==> flow/design.v <==
module gain_block( 
	input signed [11:0] ip_data, 
	input ip_clock, 
	input ip_reset, 
	output [11:0] op_data
); 
	parameter signed [11:0] gain = 12'd1024;
	reg signed [11:0] reg_ip_data; 
	always@(posedge ip_clock or negedge ip_reset) begin 
		if(ip_reset == 1'd0) begin 
			reg_ip_data <= 12'd0;
		end else begin  
			reg_ip_data <= ip_data; 
		end 
	end 
	reg signed [11:0] reg_gain;
	wire signed [23:0] wire_gain; 
	assign wire_gain = reg_ip_data * gain;
	always@(posedge ip_clock or negedge ip_reset) begin 
		if(ip_reset == 1'd0) begin 
			reg_gain <= 12'd0;
		end else begin 
			reg_gain <= wire_gain[23:12]; 
		end 
	end 
	assign op_data = reg_gain; 
endmodule 
module abs_block( 
	input signed [11:0] ip_data,
	input ip_clock,
	input ip_reset,
	output [11:0] op_data
); 
	reg signed [11:0] reg_op_abs; 
	always@(posedge ip_clock or negedge ip_reset) begin 
		if(ip_reset == 1'd0) begin 
			reg_op_abs <= 12'd0;
		end else begin 
			if(ip_data < 12'sd0) begin 
				reg_op_abs <= -ip_data;
			end else begin 
				reg_op_abs <= ip_data; 
			end 
		end 
	end 
	assign op_data = reg_op_abs;
endmodule 
module power_estimation(
	input signed [11:0] ip_data,
	input ip_clock,
	input ip_reset,
	output [11:0] op_data
); 
	reg signed [11:0] reg_delay; 
	always@(posedge ip_clock or negedge ip_reset) begin 
		if(ip_reset == 1'd0) begin 
			reg_delay <= 12'd0;
		end else begin 
			reg_delay <= ip_data; 
		end 
	end 
	reg signed [11:0] reg_delay_2; 
	always@(posedge ip_clock or negedge ip_reset) begin 
		if(ip_reset == 1'd0) begin 
			reg_delay_2 <= 12'd0;
		end else begin 
			reg_delay_2 <= reg_delay; 
		end 
	end 
	reg signed [11:0] reg_delay_3; 
	always@(posedge ip_clock or negedge ip_reset) begin 
		if(ip_reset == 1'd0) begin 
			reg_delay_3 <= 12'd0;
		end else begin 
			reg_delay_3 <= reg_delay_2; 
		end 
	end
	reg signed [11:0] reg_delay_4; 
	always@(posedge ip_clock or negedge ip_reset) begin 
		if(ip_reset == 1'd0) begin 
			reg_delay_4 <= 12'd0;
		end else begin 
			reg_delay_4 <= reg_delay_3; 
		end 
	end
	reg signed [11:0] reg_delay_5; 
	always@(posedge ip_clock or negedge ip_reset) begin 
		if(ip_reset == 1'd0) begin 
			reg_delay_5 <= 12'd0;
		end else begin 
			reg_delay_5 <= reg_delay_4; 
		end 
	end
	reg signed [11:0] reg_delay_6; 
	always@(posedge ip_clock or negedge ip_reset) begin 
		if(ip_reset == 1'd0) begin 
			reg_delay_6 <= 12'd0;
		end else begin 
			reg_delay_6 <= reg_delay_5; 
		end 
	end
	reg signed [11:0] reg_delay_7; 
	always@(posedge ip_clock or negedge ip_reset) begin 
		if(ip_reset == 1'd0) begin 
			reg_delay_7 <= 12'd0;
		end else begin 
			reg_delay_7 <= reg_delay_6; 
		end 
	end
	reg signed [11:0] reg_delay_8; 
	always@(posedge ip_clock or negedge ip_reset) begin 
		if(ip_reset == 1'd0) begin 
			reg_delay_8 <= 12'd0;
		end else begin 
			reg_delay_8 <= reg_delay_7; 
		end 
	end
	reg signed [11:0] reg_delay_9; 
	always@(posedge ip_clock or negedge ip_reset) begin 
		if(ip_reset == 1'd0) begin 
			reg_delay_9 <= 12'd0;
		end else begin 
			reg_delay_9 <= reg_delay_8; 
		end 
	end 
	reg signed [11:0] reg_delay_10; 
	always@(posedge ip_clock or negedge ip_reset) begin 
		if(ip_reset == 1'd0) begin 
			reg_delay_10 <= 12'd0;
		end else begin 
			reg_delay_10 <= reg_delay_9; 
		end 
	end
	reg signed [11:0] reg_delay_11; 
	always@(posedge ip_clock or negedge ip_reset) begin 
		if(ip_reset == 1'd0) begin 
			reg_delay_11 <= 12'd0;
		end else begin 
			reg_delay_11 <= reg_delay_10; 
		end 
	end
	reg signed [11:0] reg_delay_12; 
	always@(posedge ip_clock or negedge ip_reset) begin 
		if(ip_reset == 1'd0) begin 
			reg_delay_12 <= 12'd0;
		end else begin 
			reg_delay_12 <= reg_delay_11; 
		end 
	end
	reg signed [11:0] reg_delay_13; 
	always@(posedge ip_clock or negedge ip_reset) begin 
		if(ip_reset == 1'd0) begin 
			reg_delay_13 <= 12'd0;
		end else begin 
			reg_delay_13 <= reg_delay_12; 
		end 
	end
	reg signed [11:0] reg_delay_14; 
	always@(posedge ip_clock or negedge ip_reset) begin 
		if(ip_reset == 1'd0) begin 
			reg_delay_14 <= 12'd0;
		end else begin 
			reg_delay_14 <= reg_delay_13; 
		end 
	end
	reg signed [11:0] reg_delay_15; 
	always@(posedge ip_clock or negedge ip_reset) begin 
		if(ip_reset == 1'd0) begin 
			reg_delay_15 <= 12'd0;
		end else begin 
			reg_delay_15 <= reg_delay_14; 
		end 
	end
	reg signed [11:0] reg_delay_16; 
	always@(posedge ip_clock or negedge ip_reset) begin 
		if(ip_reset == 1'd0) begin 
			reg_delay_16 <= 12'd0;
		end else begin 
			reg_delay_16 <= reg_delay_15; 
		end 
	end 
	reg signed [11:0] reg_delay_17; 
	always@(posedge ip_clock or negedge ip_reset) begin 
		if(ip_reset == 1'd0) begin 
			reg_delay_17 <= 12'd0;
		end else begin 
			reg_delay_17 <= reg_delay_16; 
		end 
	end 
	reg signed [11:0] reg_delay_18; 
	always@(posedge ip_clock or negedge ip_reset) begin 
		if(ip_reset == 1'd0) begin 
			reg_delay_18 <= 12'd0;
		end else begin 
			reg_delay_18 <= reg_delay_17; 
		end 
	end
	reg signed [11:0] reg_delay_19; 
	always@(posedge ip_clock or negedge ip_reset) begin 
		if(ip_reset == 1'd0) begin 
			reg_delay_19 <= 12'd0;
		end else begin 
			reg_delay_19 <= reg_delay_18; 
		end 
	end 
	reg signed [11:0] reg_delay_20; 
	always@(posedge ip_clock or negedge ip_reset) begin 
		if(ip_reset == 1'd0) begin 
			reg_delay_20 <= 12'd0;
		end else begin 
			reg_delay_20 <= reg_delay_19; 
		end 
	end 
	reg signed [11:0] reg_delay_21; 
	always@(posedge ip_clock or negedge ip_reset) begin 
		if(ip_reset == 1'd0) begin 
			reg_delay_21 <= 12'd0;
		end else begin 
			reg_delay_21 <= reg_delay_20; 
		end 
	end
	reg signed [11:0] reg_delay_22; 
	always@(posedge ip_clock or negedge ip_reset) begin 
		if(ip_reset == 1'd0) begin 
			reg_delay_22 <= 12'd0;
		end else begin 
			reg_delay_22 <= reg_delay_21; 
		end 
	end
	reg signed [11:0] reg_delay_23; 
	always@(posedge ip_clock or negedge ip_reset) begin 
		if(ip_reset == 1'd0) begin 
			reg_delay_23 <= 12'd0;
		end else begin 
			reg_delay_23 <= reg_delay_22; 
		end 
	end
	reg signed [11:0] reg_delay_24; 
	always@(posedge ip_clock or negedge ip_reset) begin 
		if(ip_reset == 1'd0) begin 
			reg_delay_24 <= 12'd0;
		end else begin 
			reg_delay_24 <= reg_delay_23; 
		end 
	end
	reg signed [11:0] reg_delay_25; 
	always@(posedge ip_clock or negedge ip_reset) begin 
		if(ip_reset == 1'd0) begin 
			reg_delay_25 <= 12'd0;
		end else begin 
			reg_delay_25 <= reg_delay_24; 
		end 
	end 
	reg signed [11:0] reg_delay_26; 
	always@(posedge ip_clock or negedge ip_reset) begin 
		if(ip_reset == 1'd0) begin 
			reg_delay_26 <= 12'd0;
		end else begin 
			reg_delay_26 <= reg_delay_25; 
		end 
	end 
	reg signed [11:0] reg_delay_27; 
	always@(posedge ip_clock or negedge ip_reset) begin 
		if(ip_reset == 1'd0) begin 
			reg_delay_27 <= 12'd0;
		end else begin 
			reg_delay_27 <= reg_delay_26; 
		end 
	end
	reg signed [11:0] reg_delay_28; 
	always@(posedge ip_clock or negedge ip_reset) begin 
		if(ip_reset == 1'd0) begin 
			reg_delay_28 <= 12'd0;
		end else begin 
			reg_delay_28 <= reg_delay_27; 
		end 
	end 
	reg signed [11:0] reg_delay_29; 
	always@(posedge ip_clock or negedge ip_reset) begin 
		if(ip_reset == 1'd0) begin 
			reg_delay_29 <= 12'd0;
		end else begin 
			reg_delay_29 <= reg_delay_28; 
		end 
	end 
	reg signed [11:0] reg_delay_30; 
	always@(posedge ip_clock or negedge ip_reset) begin 
		if(ip_reset == 1'd0) begin 
			reg_delay_30 <= 12'd0;
		end else begin 
			reg_delay_30 <= reg_delay_29; 
		end 
	end 
	reg signed [11:0] reg_delay_31; 
	always@(posedge ip_clock or negedge ip_reset) begin 
		if(ip_reset == 1'd0) begin 
			reg_delay_31 <= 12'd0;
		end else begin 
			reg_delay_31 <= reg_delay_30; 
		end 
	end 
	reg signed [11:0] reg_sum; 
	wire signed [15:0] wire_sum; 
	assign wire_sum = (ip_data + reg_delay + reg_delay_2 + reg_delay_3 + reg_delay_4 + reg_delay_5 + reg_delay_6 + reg_delay_7 + reg_delay_8 + reg_delay_9 + reg_delay_10
						 + reg_delay_11 + reg_delay_12 + reg_delay_13 + reg_delay_14 + reg_delay_15 + reg_delay_16 + reg_delay_17 + reg_delay_18 + reg_delay_19 + reg_delay_20 
						 + reg_delay_21 + reg_delay_22 + reg_delay_23 + reg_delay_24 + reg_delay_25 + reg_delay_26 + reg_delay_27 + reg_delay_28 + reg_delay_29 + reg_delay_30 + reg_delay_31);
	always@(posedge ip_clock or negedge ip_reset) begin 
		if(ip_reset == 1'd0) begin 
			reg_sum <= 12'd0;
		end else begin 
			reg_sum <= wire_sum[15:4]; 
		end 
	end 
	assign op_data = reg_sum;
endmodule 
module gain_error( 
	input signed [11:0] ip_data, 
	input ip_clock, 
	input ip_reset, 
	output [11:0] op_data
); 
	parameter signed [11:0] reference = 12'd2048; 
	wire signed [11:0] wire_error;  
	reg signed [11:0] reg_error;
	assign wire_error = reference - ip_data;
	always@(posedge ip_clock or negedge ip_reset) begin 
		if(ip_reset == 1'd0) begin 
			reg_error <= 12'd0;
		end else begin 
			reg_error <= wire_error;
		end 
	end 
	assign op_data = reg_error; 
endmodule 
module accumulator( 
	input signed [11:0] ip_data, 
	input ip_clock, 
	input ip_reset, 
	output [11:0] op_data
);  
	reg signed [15:0] reg_sum; 
	reg [4:0] reg_counter;
	always@(posedge ip_clock or negedge ip_reset) begin 
		if(ip_reset == 1'd0) begin 
			reg_sum <= 16'd0; 
			reg_counter <= 5'd0;
		end else begin 
			if(reg_counter == 5'd31) begin 
				reg_sum <= reg_sum;
			end else begin 
				reg_sum <= reg_sum + ip_data; 
			end 
			reg_counter <= reg_counter + 4'd1;
		end 
	end 
	assign op_data = reg_sum[15:4]; 
endmodule 
module product_block(
	input signed [11:0] ip_data, 
	input signed [11:0] ip_data_2,
	input ip_clock, 
	input ip_reset,
	output [11:0] op_data
); 
	reg signed [11:0] reg_product; 
	wire signed [23:0] wire_product; 
	assign wire_product = ip_data * ip_data_2;
	always@(posedge ip_clock or negedge ip_reset) begin 
		if(ip_reset == 1'd0) begin 
			reg_product <= 12'd0;
		end else begin 
			reg_product <= wire_product[23:12]; 
		end 
	end
	assign op_data = reg_product;
endmodule 
module agc_ref_correction(
	input signed [11:0] ip_data, 
	input ip_clock,
	input ip_reset, 
	output [11:0] op_data
); 
	wire signed [11:0] get_op_gain; 
	gain_block gain_block_inst( 
		.ip_data(ip_data), 
		.ip_clock(ip_clock), 
		.ip_reset(ip_reset), 
		.op_data(get_op_gain)
	); 
	wire signed [11:0] get_op_abs; 
	abs_block abs_block_inst(
		.ip_data(get_op_gain), 
		.ip_clock(ip_clock), 
		.ip_reset(ip_reset), 
		.op_data(get_op_abs)
	); 
	wire signed [11:0] get_op_power_est; 
	power_estimation power_estimation_inst( 
		.ip_data(get_op_abs), 
		.ip_clock(ip_clock), 
		.ip_reset(ip_reset), 
		.op_data(get_op_power_est)
	); 
	wire signed [11:0] get_op_gain_error; 
	gain_error gain_error_inst( 
		.ip_data(get_op_power_est), 
		.ip_clock(ip_clock), 
		.ip_reset(ip_reset), 
		.op_data(get_op_gain_error)
	);
	wire signed [11:0] get_op_acc;  
	accumulator accumulator_inst(
		.ip_data(get_op_gain_error), 
		.ip_clock(ip_clock), 
		.ip_reset(ip_reset), 
		.op_data(get_op_acc)
	);
	wire signed [11:0] get_op_product; 
	product_block product_block_inst( 
		.ip_data(ip_data), 
		.ip_data_2(get_op_acc),
		.ip_clock(ip_clock), 
		.ip_reset(ip_reset), 
		.op_data(get_op_product)
	); 
	assign op_data = get_op_product;
endmodule 
* Tool chain data of agc_ref_correction
The steps from the RTL of agc_ref_correction to its reports follow in flow order.
Line numbers count from 1 in the design file above.
Operators: Yosys type, input widths -> output width; for muxes data width and select width s.
Cell names lack the library's common part.
Not given: n/a
- Top :: agc_ref_correction
- Clock :: ip_clock
- Library :: sky130hd
- Library corner :: tt_025C_1v80

* After elaboration
Source: Yosys, flattened and elaborated, memories not mapped. Widths are those after wreduce; folded enables and synchronous resets count as part of the registers. Registers that Yosys merges into a memory's read port (data or address) are not register bits. Print and check cells do not count. Equal cells are merged and count once.
- $add $sub $neg :: 35
- Multiply operators :: 1
- Magnitude comparators :: 1
- Eq/ne operators :: 1
- Mux-type cells :: 1
** Operators with widths (number)
- $add 16x12->16 :: 31
- $mul 12x12->24 :: 1
- $add 12x12->13 :: 1
- $neg 10->12 :: 1
- $sub 12x12->12 const A :: 1
- $mux 12 :: 1
- $lt 10x1->1 const B :: 1
- $add 5x1->5 const B :: 1
- $eq 5x5->1 const B :: 1
- Register bits after elaboration :: 463
- Input bits :: 14
- Output and inout bits :: 12
- Word-level cells :: 78

* Longest topological paths
Yosys ltp: most cells in a row. Word level: on the elaborated netlist, between registers, memories and ports. Mapped: between sequential cells and ports; inverters and the memories' decode and read muxes count.
- Depth in word-level cells :: 31
- ABC_AREA :: 0
- Gate-level depth with buffers :: 30
- Gate-level depth less buffers :: 30

* Netlist
Source: synth_stat.txt of the flow (Yosys; design flattened, memories mapped). It holds for the ABC_AREA given above (unset counts as 0); a run with the other value may have another netlist.
Totals and module areas in this step are rounded.
- Cells in the netlist :: 2200
- Chip area (Yosys) :: 28200 um2
- Sequential area :: 11500 um2
- Mapped flip-flops :: 461
- Buffers :: 29
** Cell types
- dfrtp_1 :: number 461, area in all 1.15E+04 um2
- fa_1 :: number 501, area in all 1E+04 um2
- inv_1 :: number 624, area in all 2.34E+03 um2
- ha_1 :: number 107, area in all 1.34E+03 um2
- xnor2_1 :: number 59, area in all 516.746 um2
- nand2_1 :: number 119, area in all 446.678 um2
- and2_1 :: number 44, area in all 275.264 um2
- nor2_1 :: number 40, area in all 150.144 um2
- xor2_1 :: number 17, area in all 148.893 um2
- nand2b_1 :: number 20, area in all 125.12 um2
- o21ai_0 :: number 25, area in all 125.12 um2
- clkbuf_1 :: number 29, area in all 108.854 um2
- a21oi_1 :: number 20, area in all 100.096 um2
- nor3_1 :: number 19, area in all 95.091 um2
- and3_1 :: number 12, area in all 75.072 um2
- nor2b_1 :: number 9, area in all 56.304 um2
- o41ai_4 :: number 2, area in all 55.053 um2
- nand3_1 :: number 10, area in all 50.048 um2
Not listed: further types 40, cells in them 82.
By module: a second synthesis without flattening, with its own total; a netlist apart from the flattened one above.
- Cells (unflattened synthesis) :: 2208
- Area (unflattened synthesis) :: 28300 um2
Each row is one instance without its submodules.
** Modules
- (name not given) :: instances 1, cells 1343, area 19800 um2, sequential area 9610 um2
- (name not given) :: instances 1, cells 590, area 5450 um2, sequential area 300 um2
- accumulator :: instances 1, cells 171, area 1590 um2, sequential area 526 um2
- abs_block :: instances 1, cells 42, area 523 um2, sequential area 300 um2
- gain_error :: instances 1, cells 40, area 517 um2, sequential area 300 um2
- gain_block :: instances 1, cells 22, area 515 um2, sequential area 500 um2
- agc_ref_correction :: instances 1, cells 0, area 0.0 um2, sequential area 0.0 um2

* Timing after synthesis
OpenSTA on the mapped netlist: ideal clock, no wires. The path of least setup slack (recovery checks aside). Input and output delay are each 20% of the period. Register names are those of the netlist, which keeps one name where synthesis merged equal registers.
- Path type :: register -> register
- Start point :: register abs_block_inst.reg_op_abs[1]
- End point :: register (no name shown)
- Clock period :: 10000 ps
- Setup time :: 80 ps
- Time at the first pin :: 0 ps
- Data arrival time :: 6909 ps
- Data required time :: 9920 ps
- Path slack :: 3012 ps
- Path delay :: 6989 ps
- Stages :: 28
- Path buffers :: 0
- Synthesis period reached :: 6988 ps
"path delay" is the arrival time less input delay plus setup time.
"stages" counts driving pins, that of a launching flip-flop among them; a cell with two outputs on the path counts twice.
"synthesis period reached" = period - worst setup slack (recovery checks aside). The figure is calculated, with input and output delays left at 20% of the set period.
Between the ends stands the longest chain of elaborated cells between them, by number of cells; it is not shown to be the way that was timed. Of several equally long chains one is given.
Each line given opens the expression or statement behind the cell; cells for indexed reads and writes are added by Yosys, which also makes memories of some case tables.
A register here has more assigning lines than the two given.
- Cells stage by stage :: dfrtp_1 > ha_1 > a21o_1 > a21oi_1 > nand2b_1 > a21boi_0 > or3_1 > a31oi_1 > xnor2_1 > fa_1 > inv_1 > fa_1 > fa_1 > fa_1 > fa_1 > fa_1 > inv_1 > fa_1 > fa_1 > ha_1 > and2_1 > o21ai_0 > nand3_1 > nand2_1 > o21ai_1 > o21a_1 > nor2_1 > xnor2_1
- Cells in the longest elaborated chain :: 31
- Elaborated cells between the ends (all ways) :: 31
- Source lines of those cells :: 1
- Those cells by class :: add/sub: 31
** RTL lines, path after synthesis
- start: declaration :: line 34 : reg signed [11:0] reg_op_abs;
- start: assignment :: line 40 : reg_op_abs <= -ip_data;
- start: assignment :: line 42 : reg_op_abs <= ip_data;
- $add 12x12->13 :: line 304 : assign wire_sum = (ip_data + reg_delay + reg_delay_2 + reg_delay_3 + reg_delay_4 + reg_delay_5 + reg_delay_6 + ...
- $add 16x12->16 (30 in a row) :: line 304
- end: assignment :: line 309 : reg_sum <= 12'd0;
- end: assignment :: line 311 : reg_sum <= wire_sum[15:4];
- end: declaration :: line 302 : reg signed [11:0] reg_sum;

* Worst path after layout
Path of least setup slack in the final report of record 1 (OpenROAD, finished layout, wires in). Where an end is a register, its clock arrival counts in the times.
The report prints the path's times to 10 ps; the period is as set.
- Path type :: register -> register
- Start point :: register abs_block_inst.reg_op_abs[0]
- End point :: register (no name shown)
- Clock period :: 10000 ps
- Setup time :: 100 ps
- Time at the first pin :: 590 ps
- Data arrival time :: 9310 ps
- Data required time :: 10510 ps
- Path slack :: 1200 ps
- Stages :: 31
- Path buffers :: 0
Between the ends stands the longest chain of elaborated cells between them, by number of cells; it is not shown to be the way that was timed. Of several equally long chains one is given.
A register here has more assigning lines than the two given.
- Cells stage by stage :: dfrtp_1 > ha_1 > inv_1 > fa_1 > nor2b_1 > o21ai_1 > a21boi_1 > o21ai_1 > a21boi_1 > o21ai_1 > nor2b_1 > xnor2_1 > fa_1 > inv_1 > fa_1 > fa_1 > fa_1 > fa_1 > fa_1 > inv_1 > fa_1 > fa_1 > ha_1 > and3_1 > o2111ai_1 > nand3_1 > nand2_1 > o21ai_2 > o21a_1 > nor2_1 > xnor2_1
- Cells in the longest elaborated chain :: 31
- Elaborated cells between the ends (all ways) :: 31
- Source lines of those cells :: 1
- Those cells by class :: add/sub: 31
** RTL lines, path after layout
- start: declaration :: line 34 : reg signed [11:0] reg_op_abs;
- start: assignment :: line 40 : reg_op_abs <= -ip_data;
- start: assignment :: line 42 : reg_op_abs <= ip_data;
- $add 12x12->13 :: line 304 : assign wire_sum = (ip_data + reg_delay + reg_delay_2 + reg_delay_3 + reg_delay_4 + reg_delay_5 + reg_delay_6 + ...
- $add 16x12->16 (30 in a row) :: line 304
- end: assignment :: line 309 : reg_sum <= 12'd0;
- end: assignment :: line 311 : reg_sum <= wire_sum[15:4];
- end: declaration :: line 302 : reg signed [11:0] reg_sum;

Memo
Re: implementation data of agc_ref_correction

Flow measurements of agc_ref_correction on sky130hd: 4 stored runs with different settings, listed in no order. Input and output delays are each 20% of the period that was set; the output load is 0.01 pF.
"worst path time" means the part of the period allowed to the worst setup path (the constraints hold back 20% at inputs and 20% at outputs) less its slack; where the path has registers, the arrival times of their clocks count too.
"worst path time" is known to 10 ps.
Measured values are rounded.

* Record 1
** Files
==> flow/run.sh <==
#!/bin/bash
# the make line also repeats the synthesis and layout settings of config.mk as NAME=value (left out here)
make -C /OpenROAD-flow-scripts/flow DESIGN_CONFIG=/design/flow/config.mk WORK_HOME=/design/flow/orfs CLKGATE_MAP_FILE= finish
==> flow/config.mk <==
export PLATFORM = sky130hd
export DESIGN_NAME = agc_ref_correction
export DESIGN_NICKNAME = agc_ref_correction
export VERILOG_FILES = /design/flow/design.v
export SDC_FILE = /design/flow/constraint.sdc
export NUM_CORES = 4
export LEC_CHECK = 0
export CAP_MARGIN = 0
export CELL_PAD_IN_SITES_DETAIL_PLACEMENT = 1
export CORE_ASPECT_RATIO = 0.61
export CORE_MARGIN = 5
export CORE_UTILIZATION = 40
export CTS_CLUSTER_DIAMETER = 275
export MAX_ROUTING_LAYER = met5
export PLACE_DENSITY = 0.94
export SETUP_SLACK_MARGIN = 0.97
export SLEW_MARGIN = 20
export TNS_END_PERCENT = 15
==> flow/constraint.sdc <==
create_clock -name core_clock -period 10.0 [get_ports {ip_clock}]
set_input_delay 2.0000 -clock core_clock [delete_from_list [all_inputs] [get_ports {ip_clock}]]
set_output_delay 2.0000 -clock core_clock [all_outputs]
set_load 0.01 [all_outputs]
** Results
- Synthesis area :: 28200 um2
- Area inside the die boundary :: 76100 um2
- Final utilization :: 0.445
- Worst setup slack after layout :: 1200 ps
- Final setup TNS :: 0 ps
- Final worst hold slack :: 357 ps
- Worst path time :: 8800 ps
- Worst setup path kind :: register -> register

* Record 2
** Files
==> flow/run.sh <==
#!/bin/bash
# the make line also repeats the synthesis and layout settings of config.mk as NAME=value (left out here)
make -C /OpenROAD-flow-scripts/flow DESIGN_CONFIG=/design/flow/config.mk WORK_HOME=/design/flow/orfs CLKGATE_MAP_FILE= finish
==> flow/config.mk <==
export PLATFORM = sky130hd
export DESIGN_NAME = agc_ref_correction
export DESIGN_NICKNAME = agc_ref_correction
export VERILOG_FILES = /design/flow/design.v
export SDC_FILE = /design/flow/constraint.sdc
export NUM_CORES = 4
export LEC_CHECK = 0
export CAP_MARGIN = 0
export CELL_PAD_IN_SITES_DETAIL_PLACEMENT = 1
export CORE_ASPECT_RATIO = 0.61
export CORE_MARGIN = 5
export CORE_UTILIZATION = 40
export CTS_CLUSTER_DIAMETER = 218
export MAX_ROUTING_LAYER = met5
export PLACE_DENSITY_LB_ADDON = 0.05
export SETUP_SLACK_MARGIN = -0.54
export SLEW_MARGIN = 20
export TNS_END_PERCENT = 95
==> flow/constraint.sdc <==
create_clock -name core_clock -period 10.0 [get_ports {ip_clock}]
set_input_delay 2.0000 -clock core_clock [delete_from_list [all_inputs] [get_ports {ip_clock}]]
set_output_delay 2.0000 -clock core_clock [all_outputs]
set_load 0.01 [all_outputs]
** Results
- Synthesis area :: 28200 um2
- Area inside the die boundary :: 76100 um2
- Final utilization :: 0.446
- Worst setup slack after layout :: 2160 ps
- Final setup TNS :: 0 ps
- Final worst hold slack :: 342 ps
- Worst path time :: 7840 ps
- Worst setup path kind :: register -> register

* Record 3
** Files
==> flow/run.sh <==
#!/bin/bash
# the make line also repeats the synthesis and layout settings of config.mk as NAME=value (left out here)
make -C /OpenROAD-flow-scripts/flow DESIGN_CONFIG=/design/flow/config.mk WORK_HOME=/design/flow/orfs CLKGATE_MAP_FILE= finish
==> flow/config.mk <==
export PLATFORM = sky130hd
export DESIGN_NAME = agc_ref_correction
export DESIGN_NICKNAME = agc_ref_correction
export VERILOG_FILES = /design/flow/design.v
export SDC_FILE = /design/flow/constraint.sdc
export NUM_CORES = 4
export LEC_CHECK = 0
export CAP_MARGIN = 20
export CELL_PAD_IN_SITES_DETAIL_PLACEMENT = 1
export CORE_MARGIN = 5
export CORE_UTILIZATION = 40
export MAX_ROUTING_LAYER = met4
export PLACE_DENSITY_LB_ADDON = 0.25
export SLEW_MARGIN = 20
export TNS_END_PERCENT = 95
==> flow/constraint.sdc <==
create_clock -name core_clock -period 10.0 [get_ports {ip_clock}]
set_input_delay 2.0000 -clock core_clock [delete_from_list [all_inputs] [get_ports {ip_clock}]]
set_output_delay 2.0000 -clock core_clock [all_outputs]
set_load 0.01 [all_outputs]
** Results
- Synthesis area :: 28200 um2
- Area inside the die boundary :: 76000 um2
- Final utilization :: 0.448
- Worst setup slack after layout :: 2050 ps
- Final setup TNS :: 0 ps
- Final worst hold slack :: 346 ps
- Worst path time :: 7950 ps
- Worst setup path kind :: register -> register

* Record 4
** Files
==> flow/run.sh <==
#!/bin/bash
# the make line also repeats the synthesis and layout settings of config.mk as NAME=value (left out here)
make -C /OpenROAD-flow-scripts/flow DESIGN_CONFIG=/design/flow/config.mk WORK_HOME=/design/flow/orfs CLKGATE_MAP_FILE= finish
==> flow/config.mk <==
export PLATFORM = sky130hd
export DESIGN_NAME = agc_ref_correction
export DESIGN_NICKNAME = agc_ref_correction
export VERILOG_FILES = /design/flow/design.v
export SDC_FILE = /design/flow/constraint.sdc
export NUM_CORES = 4
export LEC_CHECK = 0
export ABC_AREA = 1
export CAP_MARGIN = 20
export CELL_PAD_IN_SITES_DETAIL_PLACEMENT = 1
export CORE_ASPECT_RATIO = 0.57
export CORE_MARGIN = 2
export CORE_UTILIZATION = 32
export PLACE_DENSITY_LB_ADDON = 0.27
export SLEW_MARGIN = 20
export TNS_END_PERCENT = 10
==> flow/constraint.sdc <==
create_clock -name core_clock -period 9.01 [get_ports {ip_clock}]
set_input_delay 1.8020 -clock core_clock [delete_from_list [all_inputs] [get_ports {ip_clock}]]
set_output_delay 1.8020 -clock core_clock [all_outputs]
set_load 0.01 [all_outputs]
** Results
- Synthesis area :: 29200 um2
- Area inside the die boundary :: 93900 um2
- Final utilization :: 0.36
- Worst setup slack after layout :: 1790 ps
- Final setup TNS :: 0 ps
- Final worst hold slack :: 336 ps
- Worst path time :: 7220 ps
- Worst setup path kind :: register -> register
